==> flow/design.v <==
module alu_top(CLK, OP1, OP2, OPRN, OUT, ZERO);
	input CLK;
	input [31:0] OP1;
	input [31:0] OP2;
	input [5:0] OPRN;
	output [31:0] OUT;
	output ZERO;
	reg [31:0] op1_q, op2_q;
	reg [5:0] oprn_q;
	reg [31:0] out_q;
	reg zero_q;
	wire [31:0] alu_out;
	wire alu_zero;
	ALU alu_inst(alu_out, alu_zero, op1_q, op2_q, oprn_q);
	always @(posedge CLK) begin
		op1_q <= OP1;
		op2_q <= OP2;
		oprn_q <= OPRN;
		out_q <= alu_out;
		zero_q <= alu_zero;
	end
	assign OUT = out_q;
	assign ZERO = zero_q;
endmodule

`timescale 1ns/10ps
module mux(result, operand1, operand2, control);
	input operand1, operand2, control;
	output result;
	wire notwire, and1wire, and2wire;
	not not1(notwire, control);
	and and1(and1wire, operand1, notwire);
	and and2(and2wire, operand2, control);
	or or1(result, and1wire, and2wire);
endmodule
module mux26_2x1(result, operand1, operand2, control);
	input [25:0] operand1, operand2;
	input control;
	output [25:0] result;
	genvar i; generate
		for (i=0; i<26; i=i+1)begin : mux5_2x1_gen_loop
			mux m(result[i], operand1[i], operand2[i], control);
		end
	endgenerate
endmodule
module mux5_2x1(result, operand1, operand2, control);
	input [4:0] operand1, operand2;
	input control;
	output [4:0] result;
	genvar i; generate
		for (i=0; i<5; i=i+1)begin : mux5_2x1_gen_loop
			mux m(result[i], operand1[i], operand2[i], control);
		end
	endgenerate
endmodule
module mux32_2x1(result, operand1, operand2, control);
	input [31:0] operand1, operand2;
	input control;
	output [31:0] result;
	genvar i; generate
		for (i=0; i<32; i=i+1)begin : mux_gen_loop
			mux m(result[i], operand1[i], operand2[i], control);
		end
	endgenerate
endmodule
module mux64_2x1(result, operand1, operand2, control);
	input [63:0] operand1, operand2;
	input control;
	output [63:0] result;
	genvar i;
	generate
		for (i=0; i<64; i=i+1)
		begin : mux_gen_loop
			mux m(result[i], operand1[i], operand2[i], control);
		end
	endgenerate
endmodule
module mux32_4x1(result, operand1, operand2, operand3, operand4, control);
	input [31:0] operand1, operand2, operand3, operand4;
	input [1:0] control;
	output [31:0] result;
	wire [31:0] mux1Wire, mux2Wire;
	mux32_2x1 m1(.result(mux1Wire), .operand1(operand1), .operand2(operand2), .control(control[0]));
	mux32_2x1 m2(.result(mux2Wire), .operand1(operand3), .operand2(operand4), .control(control[0]));
	mux32_2x1 m3(.result(result), .operand1(mux1Wire), .operand2(mux2Wire), .control(control[1]));
endmodule
module mux32_8x1(result, operand1, operand2, operand3, operand4, 
	operand5, operand6, operand7, operand8, control);
	input [31:0] operand1, operand2, operand3, operand4, operand5, operand6, operand7, operand8;
	input [2:0] control;
	output [31:0] result;
	wire [31:0] mux1Wire, mux2Wire;
	mux32_4x1 m1(mux1Wire, operand1, operand2, operand3, operand4, control[1:0]);
	mux32_4x1 m2(mux2Wire, operand5, operand6, operand7, operand8, control[1:0]);
	mux32_2x1 m3(result, mux1Wire, mux2Wire, control[2]);
endmodule
module mux32_16x1(result, operand1, operand2, operand3, operand4, 
	operand5, operand6, operand7, operand8,
	operand9, operand10, operand11, operand12, 
	operand13, operand14, operand15, operand16, control);
	input [31:0] operand1, operand2, operand3, operand4, 
	operand5, operand6, operand7, operand8, 
	operand9, operand10, operand11, operand12, 
	operand13, operand14, operand15, operand16;
	input [3:0] control;
	output [31:0] result;
	wire [31:0] mux1Wire, mux2Wire;
	mux32_8x1 m1(.result(mux1Wire), .operand1(operand1), .operand2(operand2), .operand3(operand3), 
		.operand4(operand4), .operand5(operand5), .operand6(operand6), .operand7(operand7), 
		.operand8(operand8), .control(control[2:0]));
	mux32_8x1 m2(.result(mux2Wire), .operand1(operand9), .operand2(operand10), .operand3(operand11), 
		.operand4(operand12), .operand5(operand13), .operand6(operand14), .operand7(operand15), 
		.operand8(operand16), .control(control[2:0]));
	mux32_2x1 m3(.result(result), .operand1(mux1Wire), .operand2(mux2Wire), .control(control[3]));
endmodule
module mux32_32x1(result, d0, d1, d2, d3, d4, d5, d6, d7, d8, d9, d10, d11, d12, d13, d14, d15, 
	d16, d17, d18, d19, d20, d21, d22, d23, d24, d25, d26, d27, d28, d29, d30, d31, control);
	input [31:0] d0, d1, d2, d3, d4, d5, d6, d7, d8, d9, d10, d11, d12, d13, d14, d15, 
	d16, d17, d18, d19, d20, d21, d22, d23, d24, d25, d26, d27, d28, d29, d30, d31;
	input [4:0] control;
	output [31:0] result;
	wire [31:0] mux1Wire, mux2Wire;
	mux32_16x1 m1(mux1Wire, d0, d1, d2, d3, d4, d5, d6, d7, 
		d8, d9, d10, d11, d12, d13, d14, d15, control[3:0]);
	mux32_16x1 m2(mux2Wire, d16, d17, d18, d19, d20, d21, d22, d23, 
		d24, d25, d26, d27, d28, d29, d30, d31, control[3:0]);
	mux32_2x1 m3(result, mux1Wire, mux2Wire, control[4]);
endmodule
module twosComplement(result, operand);
	input [31:0] operand;
	output [31:0] result;
	wire [31:0] notwire;
	wire notNeeded;
	wire add = 1'b0;
	wire [31:0] uno = 32'b1;
	genvar i;
	for (i=0; i<32; i=i+1) begin : logic_loop
		not not1(notwire[i], operand[i]);
	end
	rc_add_sub_32 rc(result, notNeeded, notwire, uno, add);
endmodule
module twosComplement64(result, operand);
	input [63:0] operand;
	output [63:0] result;
	wire [63:0] notwire;
	wire notNeeded;
	wire add = 1'b0;
	wire [63:0] uno = 64'b1;
	genvar i;
	for (i=0; i<64; i=i+1) begin : logic_loop
		not not1(notwire[i], operand[i]);
	end
	rc_add_sub_64 rc(result, notNeeded, notwire, uno, add);
endmodule
module buf32(result, operand);
	input [31:0] operand;
	output [31:0] result;
	genvar i;
	for (i=0; i<32; i=i+1) begin : logic_loop
		buf nb(result[i], operand[i]);
	end
endmodule
module lineDecoder2to4(d, b);
	input [1:0] b;
	output [3:0] d;
	wire [1:0] bundle;
	not n0(bundle[0], b[0]);
	not n1(bundle[1], b[1]);
	and a0(d[0], bundle[0], bundle[1]);
	and a1(d[1], bundle[1], b[0]);
	and a2(d[2], b[1], bundle[0]);
	and a3(d[3], b[1], b[0]);
endmodule
module lineDecoder3to8(d, b);
	input [2:0] b;
	output [7:0] d;
	wire [4:0] bundle;
	lineDecoder2to4 l(bundle[3:0], b[1:0]);
	not n0(bundle[4], b[2]);
	genvar i;
	for (i=0; i<4; i=i+1) begin : logic_loop
		and a1(d[i], bundle[i], bundle[4]);
		and a2(d[i+4], bundle[i], b[2]);
	end
endmodule
module lineDecoder4to16(d, b);
	input [3:0] b;
	output [15:0] d;
	wire [8:0] bundle;
	lineDecoder3to8 l(bundle[7:0], b[2:0]);
	not n0(bundle[8], b[3]);
	genvar i;
	for (i=0; i<8; i=i+1) begin : logic_loop
		and a1(d[i], bundle[i], bundle[8]);
		and a2(d[i+8], bundle[i], b[3]);
	end
endmodule
module lineDecoder5to32(d, b);
	input [4:0] b;
	output [31:0] d;
	wire [16:0] bundle;
	lineDecoder4to16 l(bundle[15:0], b[3:0]);
	not n0(bundle[16], b[4]);
	genvar i;
	for (i=0; i<16; i=i+1) begin : logic_loop
		and a1(d[i], bundle[i], bundle[16]);
		and a2(d[i+16], bundle[i], b[4]);
	end
endmodule
module nor32(result, operand1, operand2);
	input [31:0] operand1, operand2;
	output [31:0] result;
	genvar i;
	generate
		for (i=0; i<32; i=i+1)
		begin : nor32_loop
			nor nor1(result[i], operand1[i], operand2[i]);
		end
	endgenerate
endmodule
module and32(result, operand1, operand2);
	input [31:0] operand1, operand2;
	output [31:0] result;
	genvar i;
	generate
		for (i=0; i<32; i=i+1)
		begin : and32_loop
			and a1(result[i], operand1[i], operand2[i]);
		end
	endgenerate
endmodule
module inv32(result, operand);
	input [31:0] operand;
	output [31:0] result;
	genvar i;
	generate
		for (i=0; i<32; i=i+1)
		begin : inv32_loop
			not not1(result[i], operand[i]);
		end
	endgenerate
endmodule
module or31x1(result, operand);
	input [31:0] operand;
	wire [29:0] orWire; 
	output result;
	or o0(orWire[0], operand[0], operand[1]);
	or o1(orWire[1], orWire[0], operand[2]);
	or o2(orWire[2], orWire[1], operand[3]);
	or o3(orWire[3], orWire[2], operand[4]);
	or o4(orWire[4], orWire[3], operand[5]);
	or o5(orWire[5], orWire[4], operand[6]);
	or o6(orWire[6], orWire[5], operand[7]);
	or o7(orWire[7], orWire[6], operand[8]);
	or o8(orWire[8], orWire[7], operand[9]);
	or o9(orWire[9], orWire[8], operand[10]);
	or o10(orWire[10], orWire[9], operand[11]);
	or o11(orWire[11], orWire[10], operand[12]);
	or o12(orWire[12], orWire[11], operand[13]);
	or o13(orWire[13], orWire[12], operand[14]);
	or o14(orWire[14], orWire[13], operand[15]);
	or o15(orWire[15], orWire[14], operand[16]);
	or o16(orWire[16], orWire[15], operand[17]);
	or o17(orWire[17], orWire[16], operand[18]);
	or o18(orWire[18], orWire[17], operand[19]);
	or o19(orWire[19], orWire[18], operand[20]);
	or o20(orWire[20], orWire[19], operand[21]);
	or o21(orWire[21], orWire[20], operand[22]);
	or o22(orWire[22], orWire[21], operand[23]);
	or o23(orWire[23], orWire[22], operand[24]);
	or o24(orWire[24], orWire[23], operand[25]);
	or o25(orWire[25], orWire[24], operand[26]);
	or o26(orWire[26], orWire[25], operand[27]);
	or o27(orWire[27], orWire[26], operand[28]);
	or o28(orWire[28], orWire[27], operand[29]);
	or o29(orWire[29], orWire[28], operand[30]);
	or o30(result, orWire[29], operand[31]);
endmodule
module or32(result, operand1, operand2);
	input [31:0] operand1, operand2;
	output [31:0] result;
	wire [31:0] norWire;
	nor32 n1(norWire, operand1, operand2);
	inv32 i1(result, norWire);
endmodule
module rc_add_sub_32(result, carryOut, operand1, operand2, subtractNotAdd);
	input [31:0] operand1, operand2;
	input subtractNotAdd;
	output [31:0] result;
	output carryOut;
	wire [31:0] xorProduct;
	wire [31:0] wireNext;
	genvar i;
	generate
		for (i=0; i<32; i=i+1) begin : rc_add_sub_32_loop
			xor xor_inst(xorProduct[i], subtractNotAdd, operand2[i]);
			if(i!=0 && i!=31) begin
				full_adder fa(result[i], wireNext[i],
					operand1[i], xorProduct[i], wireNext[i-1]);
			end else if(i==0) begin
				full_adder fa(result[i], wireNext[i],
					operand1[i], xorProduct[i], subtractNotAdd);
			end else if(i==31) begin
				full_adder fa(result[i], carryOut,
					operand1[i], xorProduct[i], wireNext[i-1]);
			end
		end
	endgenerate
endmodule
module rc_add_sub_64(r, c, o, p, sNa);
	input [63:0] o, p;
	input sNa;
	output [63:0] r;
	output c;
	wire [63:0] xorProduct, wireNext;
	genvar i;
	generate
		for (i=0; i<64; i=i+1) begin : rc_add_sub_64_loop
			xor xor_inst(xorProduct[i], sNa, p[i]);
			if(i!=0 && i!=63) begin
				full_adder fa(r[i], wireNext[i], o[i], xorProduct[i], wireNext[i-1]);
			end else if(i==0) begin
				full_adder fa(r[i], wireNext[i], o[i], xorProduct[i], sNa);
			end else if(i==63) begin
				full_adder fa(r[i], c, o[i], xorProduct[i], wireNext[i-1]);
			end
		end
	endgenerate
endmodule
module full_adder(s, co, o, p, ci);
	input o, p, ci;
	output s, co;
	wire HA1sum, HA1carry, HA2carry;
	half_adder h1(HA1sum, HA1carry, o, p);
	half_adder h2(s, HA2carry, HA1sum, ci);
	or orI(co, HA1carry, HA2carry);
endmodule
module half_adder(s, c, o, p);
	input o, p;
	output s, c;
	xor i(s, o, p);
	and j(c, o, p);
endmodule
`timescale 1ns/10ps
module barrel_shifter(result, operand, shift, leftNotRight);
	input [31:0] operand;
	input [31:0] shift;
	input leftNotRight;
	output [31:0] result;
	wire [31:0] shiftOut0, shiftOut1, muxOut;
	wire orResult;
	right_shifter rs(.result(shiftOut0), .operand(operand), .shift(shift[4:0]));
	left_shifter ls(.result(shiftOut1), .operand(operand), .shift(shift[4:0]));
	mux32_2x1 m(.result(muxOut), .operand1(shiftOut0), 
		.operand2(shiftOut1), .control(leftNotRight));
	or31x1 or1(orResult, {5'b0,{shift[31:5]}});
	mux32_2x1 m1(.result(result), .operand1(muxOut), 
		.operand2(0), .control(orResult));
endmodule
module left_shifter(result, operand, shift);
	input [31:0] operand;
	input [4:0] shift;
	output [31:0] result;
	wire mOut [3:0][31:0];
	genvar i, m, j, k;
	generate
		for (i=0; i<=31; i=i+1)
		begin : input_mux_gen_loop_
			if(i>0) begin
				mux m1(.result(mOut[0][i]), .operand1(operand[i]), .operand2(operand[i-1]), .control(shift[0]));
			end else begin
				mux m2(.result(mOut[0][i]), .operand1(operand[i]), .operand2(1'b0), .control(shift[0]));
			end
		end
		for (m=0; m<3; m=m+1)
		begin : inner_col_mux_gen_loop_
			for (k=0; k<=31; k=k+1)
			begin : inner_mux_gen_loop_
				if(k>=2**(m+1)) begin
					mux m3(.result(mOut[m+1][k]), .operand1(mOut[m][k]), .operand2(mOut[m][k-2**(m+1)]), .control(shift[m+1]));
				end else begin
					mux m4(.result(mOut[m+1][k]), .operand1(mOut[m][k]), .operand2(1'b0), .control(shift[m+1]));
				end
			end
		end
		for (j=0; j<=31; j=j+1)
		begin : result_mux_gen_loop_
			if(j>=16) begin
				mux m5(.result(result[j]), .operand1(mOut[3][j]), .operand2(mOut[3][j-16]), .control(shift[4]));
			end else begin
				mux m6(.result(result[j]), .operand1(mOut[3][j]), .operand2(1'b0), .control(shift[4]));
			end
		end
	endgenerate
endmodule
module right_shifter(result, operand, shift);
	input [31:0] operand;
	input [4:0] shift;
	output [31:0] result;
	wire mOut [3:0][31:0];
	genvar i, m, j, k;
	generate
		for (i=0; i<=31; i=i+1)
		begin : input_mux_gen_loop_
			if(i<31) begin
				mux m1(.result(mOut[0][i]), .operand1(operand[i]), .operand2(operand[i+1]), .control(shift[0]));
			end else begin
				mux m2(.result(mOut[0][i]), .operand1(operand[i]), .operand2(1'b0), .control(shift[0]));
			end
		end
		for (m=0; m<3; m=m+1)
		begin : inner_col_mux_gen_loop_
			for (k=0; k<=31; k=k+1)
			begin : inner_mux_gen_loop_
				if(k<32-2**(m+1)) begin
					mux m3(.result(mOut[m+1][k]), .operand1(mOut[m][k]), .operand2(mOut[m][k+2**(m+1)]), .control(shift[m+1]));
				end else begin
					mux m4(.result(mOut[m+1][k]), .operand1(mOut[m][k]), .operand2(1'b0), .control(shift[m+1]));
				end
			end
		end
		for (j=0; j<=31; j=j+1)
		begin : result_mux_gen_loop_
			if(j<16) begin
				mux m5(.result(result[j]), .operand1(mOut[3][j]), .operand2(mOut[3][j+16]), .control(shift[4]));
			end else begin
				mux m6(.result(result[j]), .operand1(mOut[3][j]), .operand2(1'b0), .control(shift[4]));
			end
		end
	endgenerate
endmodule
module mult_32Bit_Unsigned(resultHigh, resultLow, multiplicand, multiplier);
	input [31:0] multiplicand, multiplier;
	output [31:0] resultHigh, resultLow;
	wire cOut [31:0];
	wire [31:0] op2Wire [31:0];
	and32 an(op2Wire[0], multiplicand, {32{multiplier[0]}});
	buf b2(cOut[0], 1'b0);
	buf b(resultLow[0], op2Wire[0][0]);
	genvar j;
	generate
		for (j=1; j<32; j=j+1) begin : loop_
			wire [31:0] op1Wire;
			and32 an(op1Wire, multiplicand, {32{multiplier[j]}});
			rc_add_sub_32 ad(op2Wire[j], cOut[j], op1Wire, {cOut[j-1],{op2Wire[j-1][31:1]}}, 1'b0);
			buf b(resultLow[j], op2Wire[j][0]);
		end
	endgenerate
	buf32 b4(resultHigh, {cOut[31],{op2Wire[31][31:1]}});
endmodule
module mult(resultHigh, resultLow, multiplicand, multiplier);
	input [31:0] multiplicand, multiplier;
	output [31:0] resultHigh, resultLow;
	wire [31:0] bundle [3:0];
	wire [63:0] unsignedWire, twosOutm, muxOut;
	wire xorGate;
	xor o(xorGate, multiplicand[31], multiplier[31]);
	twosComplement t1(bundle[0], multiplicand);
	mux32_2x1 m1(bundle[1], multiplicand, bundle[0], multiplicand[31]);
	twosComplement t2(bundle[2], multiplier);
	mux32_2x1 m2(bundle[3], multiplier, bundle[2], multiplier[31]);
	mult_32Bit_Unsigned mul(unsignedWire[63:32], unsignedWire[31:0], bundle[1], bundle[3]);
	twosComplement64 t3(twosOutm, unsignedWire);
	mux64_2x1 m3(muxOut, unsignedWire, twosOutm, xorGate);
	buf32 b1(resultLow, muxOut[31:0]);
	buf32 b2(resultHigh, muxOut[63:32]);
endmodule
`timescale 1ns/10ps
module ALU(OUT, ZERO, OP1, OP2, OPRN);
	input [(32 -1):0] OP1;  
	input [(32 -1):0] OP2;  
	input [(6 -1):0] OPRN;  
	output [(32 -1):0] OUT;  
	output ZERO;
	wire [31:0] addSubWire;
	wire [31:0] shftWire;
	wire [31:0] mulWire;
	wire [31:0] andWire;
	wire [31:0] orWire;
	wire [31:0] norWire;
	wire [31:0] nullWire;
	wire carryWire;
	wire nonZero;
	wire [31:0] muxWire;
	wire lnr;
	wire andADDWire;
	wire orADDWire;
	and andADD(andADDWire, OPRN[0], OPRN[3]);
	rc_add_sub_32 addSub(.result(addSubWire), .carryOut(carryWire), .operand1(OP1), .operand2(OP2), .subtractNotAdd(OPRN[1])); 
	mult mult_32Bit_Signed(.resultHigh(nullWire), .resultLow(mulWire), .multiplicand(OP1), .multiplier(OP2));
	not lnrNOT(lnr, OPRN[0]);
	barrel_shifter b1(shftWire, OP1, OP2, lnr);
	nor32 n1(.result(norWire), .operand1(OP1), .operand2(OP2));
	or32 o1(.result(orWire), .operand1(OP1), .operand2(OP2));
	and32 a1(.result(andWire), .operand1(OP1), .operand2(OP2));
	mux32_16x1 m1(muxWire, addSubWire, addSubWire, addSubWire, mulWire, 
		shftWire, shftWire, andWire, orWire, 
		norWire, addSubWire, addSubWire, addSubWire, 
		addSubWire, addSubWire, addSubWire, 
		addSubWire, OPRN[3:0]);
	or31x1 or1(nonZero, muxWire);
	not zeroNOT(ZERO, nonZero);
	buf32 bbb(OUT, muxWire);
endmodule
Lab notebook: alu_top

From RTL to reports: alu_top
Tool output for the design above before and after an edit, in the order of the flow.
Lines under "unedited" count in the file above, lines under "edited" in the edited file.
"difference": "edited" minus "unedited" as printed here. "relative change": 100 x difference / "unedited".
Library cell names are shortened.
Not given: -
- design top: alu_top
- clock port: CLK
- standard-cell library: sky130hd
- timing corner: tt_025C_1v80

Diff
The edit as a unified diff against the file above.
The edit is scripted: it alters the design's behaviour and was not made to optimise anything.
begin of diff
@@ -23,5 +23,4 @@
 	assign ZERO = zero_q;
 endmodule
-
 `timescale 1ns/10ps
 module mux(result, operand1, operand2, control);
@@ -279,5 +278,5 @@
 module or32(result, operand1, operand2);
 	input [31:0] operand1, operand2;
-	output [31:0] result;
+	output [23:0] result;
 	wire [31:0] norWire;
 	nor32 n1(norWire, operand1, operand2);
end of diff

Word-level counts
Source: Yosys, flattened and elaborated. Widths are those after wreduce; folded enables and synchronous resets count as part of the registers. Registers that Yosys merges into a memory's read port (data or address) are not register bits. Print and check cells do not count. Equal cells are merged and count once.
- operators by class (element ; unedited ; edited ; difference ; relative change (%)):
    bitwise operators ; 5662 ; 5646 ; -16 ; -0.28
- operators with widths (cell ; unedited ; edited ; difference ; relative change (%)):
    AND 1 bit ; 3053 ; 3045 ; -8 ; -0.26
    OR 1 bit ; 1323 ; 1315 ; -8 ; -0.60
Unchanged operator kinds not shown: 2.
- bit counts (element ; unedited ; edited ; difference ; relative change (%)):
    register bits after elaboration ; 101 ; 101 ; 0 ; 0.00
    cells after elaboration ; 5667 ; 5651 ; -16 ; -0.28
    bits of input ports ; 71 ; 71 ; 0 ; 0.00

Longest topological paths
Yosys ltp: most cells in a row. Word level: on the elaborated netlist, between registers, memories and ports. Mapped: between sequential cells and ports; inverters and the memories' decode and read muxes count.
- logic depth (element ; unedited ; edited ; difference ; relative change (%)):
    depth in word-level cells ; 139 ; 139 ; 0 ; 0.00
    ABC_AREA ; 0 ; 0 ; - ; -
    mapped depth ; 133 ; 136 ; +3 ; +2.26
    depth with buffers taken out ; 130 ; 130 ; 0 ; 0.00

Netlist
Source: synth_stat.txt of the flow (Yosys; design flattened, memories mapped). It holds for the ABC_AREA given above (unset counts as 0); a run with the other value may have another netlist.
- cells by type (cell ; unedited ; edited ; difference ; relative change (%)):
    o21ai_0 ; 136 ; 89 ; -47 ; -34.56
    mux4_2 ; 13 ; 54 ; +41 ; +315.38
    nor2_1 ; 125 ; 85 ; -40 ; -32.00
    o22ai_1 ; 39 ; 6 ; -33 ; -84.62
    buf_1 ; 38 ; 22 ; -16 ; -42.11
    nor2b_1 ; 4 ; 16 ; +12 ; +300.00
    nand2_1 ; 587 ; 576 ; -11 ; -1.87
    buf_2 ; 15 ; 25 ; +10 ; +66.67
    o22a_1 ; 9 ; 0 ; -9 ; -100.00
    mux2_2 ; 77 ; 69 ; -8 ; -10.39
    o211ai_1 ; 24 ; 16 ; -8 ; -33.33
    a22oi_1 ; 12 ; 19 ; +7 ; +58.33
    nor3_1 ; 22 ; 16 ; -6 ; -27.27
    o2111ai_1 ; 9 ; 3 ; -6 ; -66.67
    a32oi_1 ; 1 ; 7 ; +6 ; +600.00
    inv_1 ; 172 ; 167 ; -5 ; -2.91
    a221oi_1 ; 12 ; 17 ; +5 ; +41.67
    a22o_1 ; 7 ; 2 ; -5 ; -71.43
Unchanged cell types not shown: 12.
The list need not be complete.
- mapped netlist (element ; unedited ; edited ; difference ; relative change (%)):
    flip-flop cells ; 101 ; 101 ; 0 ; 0.00
    cell count ; 2588 ; 2493 ; -95 ; -3.67
    mapped area (um^2) ; 23314.9 ; 23612.6 ; +297.7 ; +1.28
The figures by module come from a second, unflattened synthesis with its own total; it is not the netlist above.
- second synthesis, totals (element ; unedited ; edited ; difference ; relative change (%)):
    cells (unflattened synthesis) ; 7289 ; 7290 ; +1 ; +0.01
    area total of the unflattened synthesis (um^2) ; 74218.7 ; 74222.4 ; +3.7 ; 0.00
Each row is one instance without its submodules.
- by module, unedited (module ; seq. area (um^2) ; instances ; area (um^2) ; cells):
    half_adder ; 0.0 ; 2304 ; 12.5 ; 1
    mux ; 0.0 ; 992 ; 15.0 ; 1
    rc_add_sub_32 ; 0.0 ; 34 ; 351.6 ; 36
    full_adder ; 0.0 ; 1152 ; 6.3 ; 1
    and32 ; 0.0 ; 33 ; 200.2 ; 32
    alu_top ; 2062.0 ; 1 ; 2062.0 ; 103
    buf32 ; 0.0 ; 4 ; 240.2 ; 32
    rc_add_sub_64 ; 0.0 ; 1 ; 661.9 ; 71
    twosComplement ; 0.0 ; 2 ; 127.6 ; 34
    twosComplement64 ; 0.0 ; 1 ; 247.7 ; 66
    nor32 ; 0.0 ; 2 ; 120.1 ; 32
    or31x1 ; 0.0 ; 2 ; 75.1 ; 11
    inv32 ; 0.0 ; 1 ; 120.1 ; 32
    mult ; 0.0 ; 1 ; 8.8 ; 1
unedited: Modules not listed: 11.
- by module, edited (module ; seq. area (um^2) ; instances ; area (um^2) ; cells):
    half_adder ; 0.0 ; 2304 ; 12.5 ; 1
    mux ; 0.0 ; 992 ; 15.0 ; 1
    rc_add_sub_32 ; 0.0 ; 34 ; 351.6 ; 36
    full_adder ; 0.0 ; 1152 ; 6.3 ; 1
    and32 ; 0.0 ; 33 ; 200.2 ; 32
    alu_top ; 2062.0 ; 1 ; 2062.0 ; 103
    buf32 ; 0.0 ; 4 ; 240.2 ; 32
    rc_add_sub_64 ; 0.0 ; 1 ; 661.9 ; 71
    twosComplement ; 0.0 ; 2 ; 127.6 ; 34
    twosComplement64 ; 0.0 ; 1 ; 247.7 ; 66
    nor32 ; 0.0 ; 2 ; 120.1 ; 32
    or31x1 ; 0.0 ; 2 ; 75.1 ; 11
    inv32 ; 0.0 ; 1 ; 120.1 ; 32
    ALU ; 0.0 ; 1 ; 11.3 ; 3
edited: Modules not listed: 11.

Timing after synthesis
OpenSTA on the mapped netlist: ideal clock, no wires. The path of least setup slack (recovery checks aside). Input and output delay are each 20% of the period. Register names are those of the netlist, which keeps one name where synthesis merged equal registers.
- timing post-synthesis (element ; unedited ; edited ; difference ; relative change (%)):
    path type ; register to register ; register to register ; - ; -
    from ; register op2_q[0] ; register op2_q[1] ; - ; -
    to ; register zero_q ; register zero_q ; - ; -
    stages ; 81 ; 87 ; +6 ; +7.41
    path slack (ns) ; -0.099 ; 0.106 ; +0.205 ; -
    arrival time (ns) ; 29.512 ; 29.334 ; -0.178 ; -0.60
    launch time at the first pin (ns) ; 0.000 ; 0.000 ; 0.000 ; -
    period (ns) ; 29.5 ; 29.5 ; 0.0 ; 0.00
    delay of the path (ns) ; 29.600 ; 29.394 ; -0.206 ; -0.70
    period reached after synthesis (ns) ; 29.599 ; 29.394 ; -0.205 ; -0.69
"delay of the path" = arrival - input delay + setup time.
"stages": output pins that drive a net of the path, with the launching flip-flop's if there is one; two outputs of one cell count as two.
"period reached after synthesis" is the clock period less the worst setup slack; recovery checks do not enter. This is arithmetic on one report: input and output delays are still those of the set period (20% each).
Between the ends stands the longest chain of elaborated cells between them, by number of cells; it is not shown to be the way that was timed. Of several equally long chains one is given.
Each line given opens the expression or statement behind the cell; cells for indexed reads and writes are added by Yosys, which also makes memories of some case tables.
Between the ends, post-synthesis, unedited:
- cells stage by stage: dfxtp_1 -> buf_2 -> buf_1 -> buf_2 -> buf_1 -> buf_1 -> clkbuf_1 -> nand2_1 -> fa_1 -> fa_1 -> fa_1 -> inv_1 -> fa_1 -> inv_1 -> fa_1 -> fa_1 -> fa_1 -> fa_1 -> [45 not listed] -> fa_1 -> inv_1 -> fa_1 -> inv_1 -> fa_1 -> inv_1 -> fa_1 -> ha_1 -> inv_1 -> ha_1 -> mux2i_1 -> nor2_1 -> a211oi_1 -> nor2_1 -> o21ai_0 -> o31ai_1 -> or4b_2 -> nor4_2
- noted elaborated cells on any way between the ends: 5041
- ends and longest elaborated chain, post-synthesis, unedited (element ; line ; text):
    start: declaration ; 8 ; reg [31:0] op1_q, op2_q;
    start: assignment ; 17 ; op2_q <= OP2;
    end: assignment ; 20 ; zero_q <= alu_zero;
    end: declaration ; 11 ; reg zero_q;
unedited: Chain of elaborated cells between the ends: none given.
Some nets on the timed path still bear RTL names; the line given drives or declares the net.
- named nets, post-synthesis, unedited (signal ; line ; text):
    alu_inst.m1.m3.mux_gen_loop[30].m.result ; 34 ; or or1(result, and1wire, and2wire);
Between the ends, post-synthesis, edited:
- cells stage by stage: dfxtp_1 -> buf_6 -> buf_8 -> buf_6 -> buf_6 -> buf_2 -> inv_1 -> ha_1 -> mux2_2 -> clkbuf_1 -> and2_1 -> ha_1 -> inv_1 -> fa_1 -> fa_1 -> fa_1 -> inv_1 -> fa_1 -> [51 not listed] -> inv_1 -> fa_1 -> inv_1 -> fa_1 -> inv_1 -> fa_1 -> ha_1 -> inv_1 -> ha_1 -> nor2b_1 -> xnor2_1 -> xnor2_1 -> xnor2_1 -> xnor2_1 -> xnor3_1 -> xnor2_1 -> o211a_1 -> and3b_1
- length of the longest elaborated chain: 138
- noted elaborated cells on any way between the ends: 4857
- ends and longest elaborated chain, post-synthesis, edited (element ; line ; text):
    start: declaration ; 8 ; reg [31:0] op1_q, op2_q;
    start: assignment ; 17 ; op2_q <= OP2;
    NOT 1 bit ; 137 ; not not1(notwire[i], operand[i]);
    bitwise XOR 1 bit ; 340 ; xor i(s, o, p);
    AND 1 bit ; 32 ; and and2(and2wire, operand2, control);
    OR 1 bit ; 33 ; or or1(result, and1wire, and2wire);
    AND 1 bit ; 227 ; and a1(result[i], operand1[i], operand2[i]);
    bitwise XOR 1 bit ; 340 ;
    AND 1 bit ; 341 ; and j(c, o, p);
    [124 not listed] ; - ;
    OR 1 bit ; 33 ;
    AND 1 bit ; 31 ; and and1(and1wire, operand1, notwire);
    OR 1 bit ; 33 ;
    AND 1 bit ; 31 ;
    OR 1 bit ; 33 ;
    OR 1 bit ; 276 ; or o30(result, orWire[29], operand[31]);
    NOT 1 bit ; 501 ; not zeroNOT(ZERO, nonZero);
    end: assignment ; 20 ; zero_q <= alu_zero;
    end: declaration ; 11 ; reg zero_q;
- named nets, post-synthesis, edited (signal ; line):
    alu_inst.m1.m3.mux_gen_loop[31].m.result ; 33

Worst path after layout
Path of least setup slack in the final report of the runs of pair 1 (OpenROAD, finished layout, wires in). Where an end is a register, its clock arrival counts in the times.
- timing post-layout (element ; unedited ; edited ; difference ; relative change (%)):
    path type ; register to register ; register to register ; - ; -
    from ; register op1_q[1] ; register op2_q[0] ; - ; -
    to ; register zero_q ; register zero_q ; - ; -
    arrival time (ns) ; 28.87 ; 28.81 ; -0.06 ; -0.21
    launch time at the first pin (ns) ; 0.38 ; 0.37 ; -0.01 ; -2.63
    period (ns) ; 29.0 ; 29.0 ; 0.0 ; 0.00
    stages ; 80 ; 79 ; -1 ; -1.25
    path slack (ns) ; 0.42 ; 0.52 ; +0.10 ; -
Between the ends stands the longest chain of elaborated cells between them, by number of cells; it is not shown to be the way that was timed. Of several equally long chains one is given.
Between the ends, post-layout, unedited:
- cells stage by stage: dfxtp_2 -> inv_2 -> ha_4 -> mux2i_4 -> nor2_2 -> ha_4 -> inv_2 -> fa_2 -> fa_2 -> fa_2 -> fa_2 -> fa_2 -> fa_2 -> fa_2 -> fa_2 -> fa_2 -> fa_2 -> fa_2 -> [44 not listed] -> fa_2 -> inv_2 -> fa_1 -> inv_2 -> fa_1 -> ha_4 -> inv_4 -> ha_4 -> nor2b_2 -> xnor2_1 -> xnor2_1 -> xnor2_1 -> xnor2_1 -> xnor3_1 -> a21oi_1 -> a211oi_1 -> buf_4 -> nor4_4
- length of the longest elaborated chain: 139
- noted elaborated cells on any way between the ends: 4291
- RTL lines with such cells at 42
- ends and longest elaborated chain, post-layout, unedited (element ; line ; text):
    start: declaration ; 8 ; reg [31:0] op1_q, op2_q;
    start: assignment ; 16 ; op1_q <= OP1;
    NOT 1 bit ; 138 ; not not1(notwire[i], operand[i]);
    AND 1 bit ; 342 ; and j(c, o, p);
    bitwise XOR 1 bit ; 341 ; xor i(s, o, p);
    AND 1 bit ; 33 ; and and2(and2wire, operand2, control);
    OR 1 bit ; 34 ; or or1(result, and1wire, and2wire);
    AND 1 bit ; 228 ; and a1(result[i], operand1[i], operand2[i]);
    bitwise XOR 1 bit ; 341 ;
    [125 not listed] ; - ;
    OR 1 bit ; 34 ;
    AND 1 bit ; 32 ; and and1(and1wire, operand1, notwire);
    OR 1 bit ; 34 ;
    AND 1 bit ; 32 ;
    OR 1 bit ; 34 ;
    OR 1 bit ; 277 ; or o30(result, orWire[29], operand[31]);
    NOT 1 bit ; 502 ; not zeroNOT(ZERO, nonZero);
    end: assignment ; 20 ; zero_q <= alu_zero;
    end: declaration ; 11 ; reg zero_q;
Some nets on the timed path still bear RTL names; the line given drives or declares the net.
- named nets, post-layout, unedited (signal ; line):
    alu_inst.m1.m3.mux_gen_loop[31].m.result ; 34
Between the ends, post-layout, edited:
- cells stage by stage: dfxtp_4 -> inv_4 -> ha_4 -> mux2_4 -> and2_4 -> ha_4 -> inv_2 -> fa_2 -> fa_2 -> fa_2 -> inv_2 -> fa_1 -> inv_2 -> fa_2 -> fa_2 -> fa_2 -> fa_2 -> fa_2 -> [43 not listed] -> fa_1 -> fa_1 -> fa_1 -> fa_1 -> inv_2 -> fa_1 -> ha_1 -> inv_1 -> ha_1 -> mux2i_1 -> a21oi_1 -> o21ai_1 -> buf_4 -> a311oi_4 -> or4b_4 -> nor4_4 -> buf_4 -> and3b_1
- noted elaborated cells on any way between the ends: 5041
- ends and longest elaborated chain, post-layout, edited (element ; line ; text):
    start: declaration ; 8 ; reg [31:0] op1_q, op2_q;
    start: assignment ; 17 ; op2_q <= OP2;
    end: assignment ; 20 ; zero_q <= alu_zero;
    end: declaration ; 11 ; reg zero_q;
edited: Chain of elaborated cells between the ends: none given.
- named nets, post-layout, edited (signal ; line ; text):
    alu_inst.m1.m3.mux_gen_loop[30].m.result ; 33 ; or or1(result, and1wire, and2wire);

Measured runs
Both versions went through the flow (Yosys, OpenROAD) with the same settings in each pair. Constraints: input delay and output delay 20% of the set period each, output load 0.01 pF.
Flow settings, pair 1:
- period_ns: 29.0
- CAP_MARGIN: 20
- CORE_MARGIN: 2
- CORE_UTILIZATION: 40
- noted SLEW_MARGIN: 20
- results, pair 1 (element ; unedited ; edited ; difference ; relative change (%)):
    die outline area (um^2) ; 60233.4 ; 60991.7 ; +758.3 ; +1.26
    achieved period (ns) ; 28.576 ; 28.484 ; -0.092 ; -0.32
    standard-cell area after routing (um^2) ; 26555.5 ; 26693.1 ; +137.6 ; +0.52
    worst setup slack after layout (ns) ; 0.424 ; 0.516 ; +0.092 ; -
    sum of negative setup slack (ns) ; 0.000 ; 0.000 ; 0.000 ; -
    final worst hold slack (ns) ; 0.807 ; 0.826 ; +0.019 ; -
    area of the synthesized netlist (um^2) ; 23314.9 ; 23612.6 ; +297.7 ; +1.28
    post-layout utilization (%) ; 46.0 ; 45.5 ; -0.5 ; -
"achieved period": clock period set for the run, less the worst setup slack. It is reckoned from that one timing run; input and output delays stay at 20% of the period that was set.
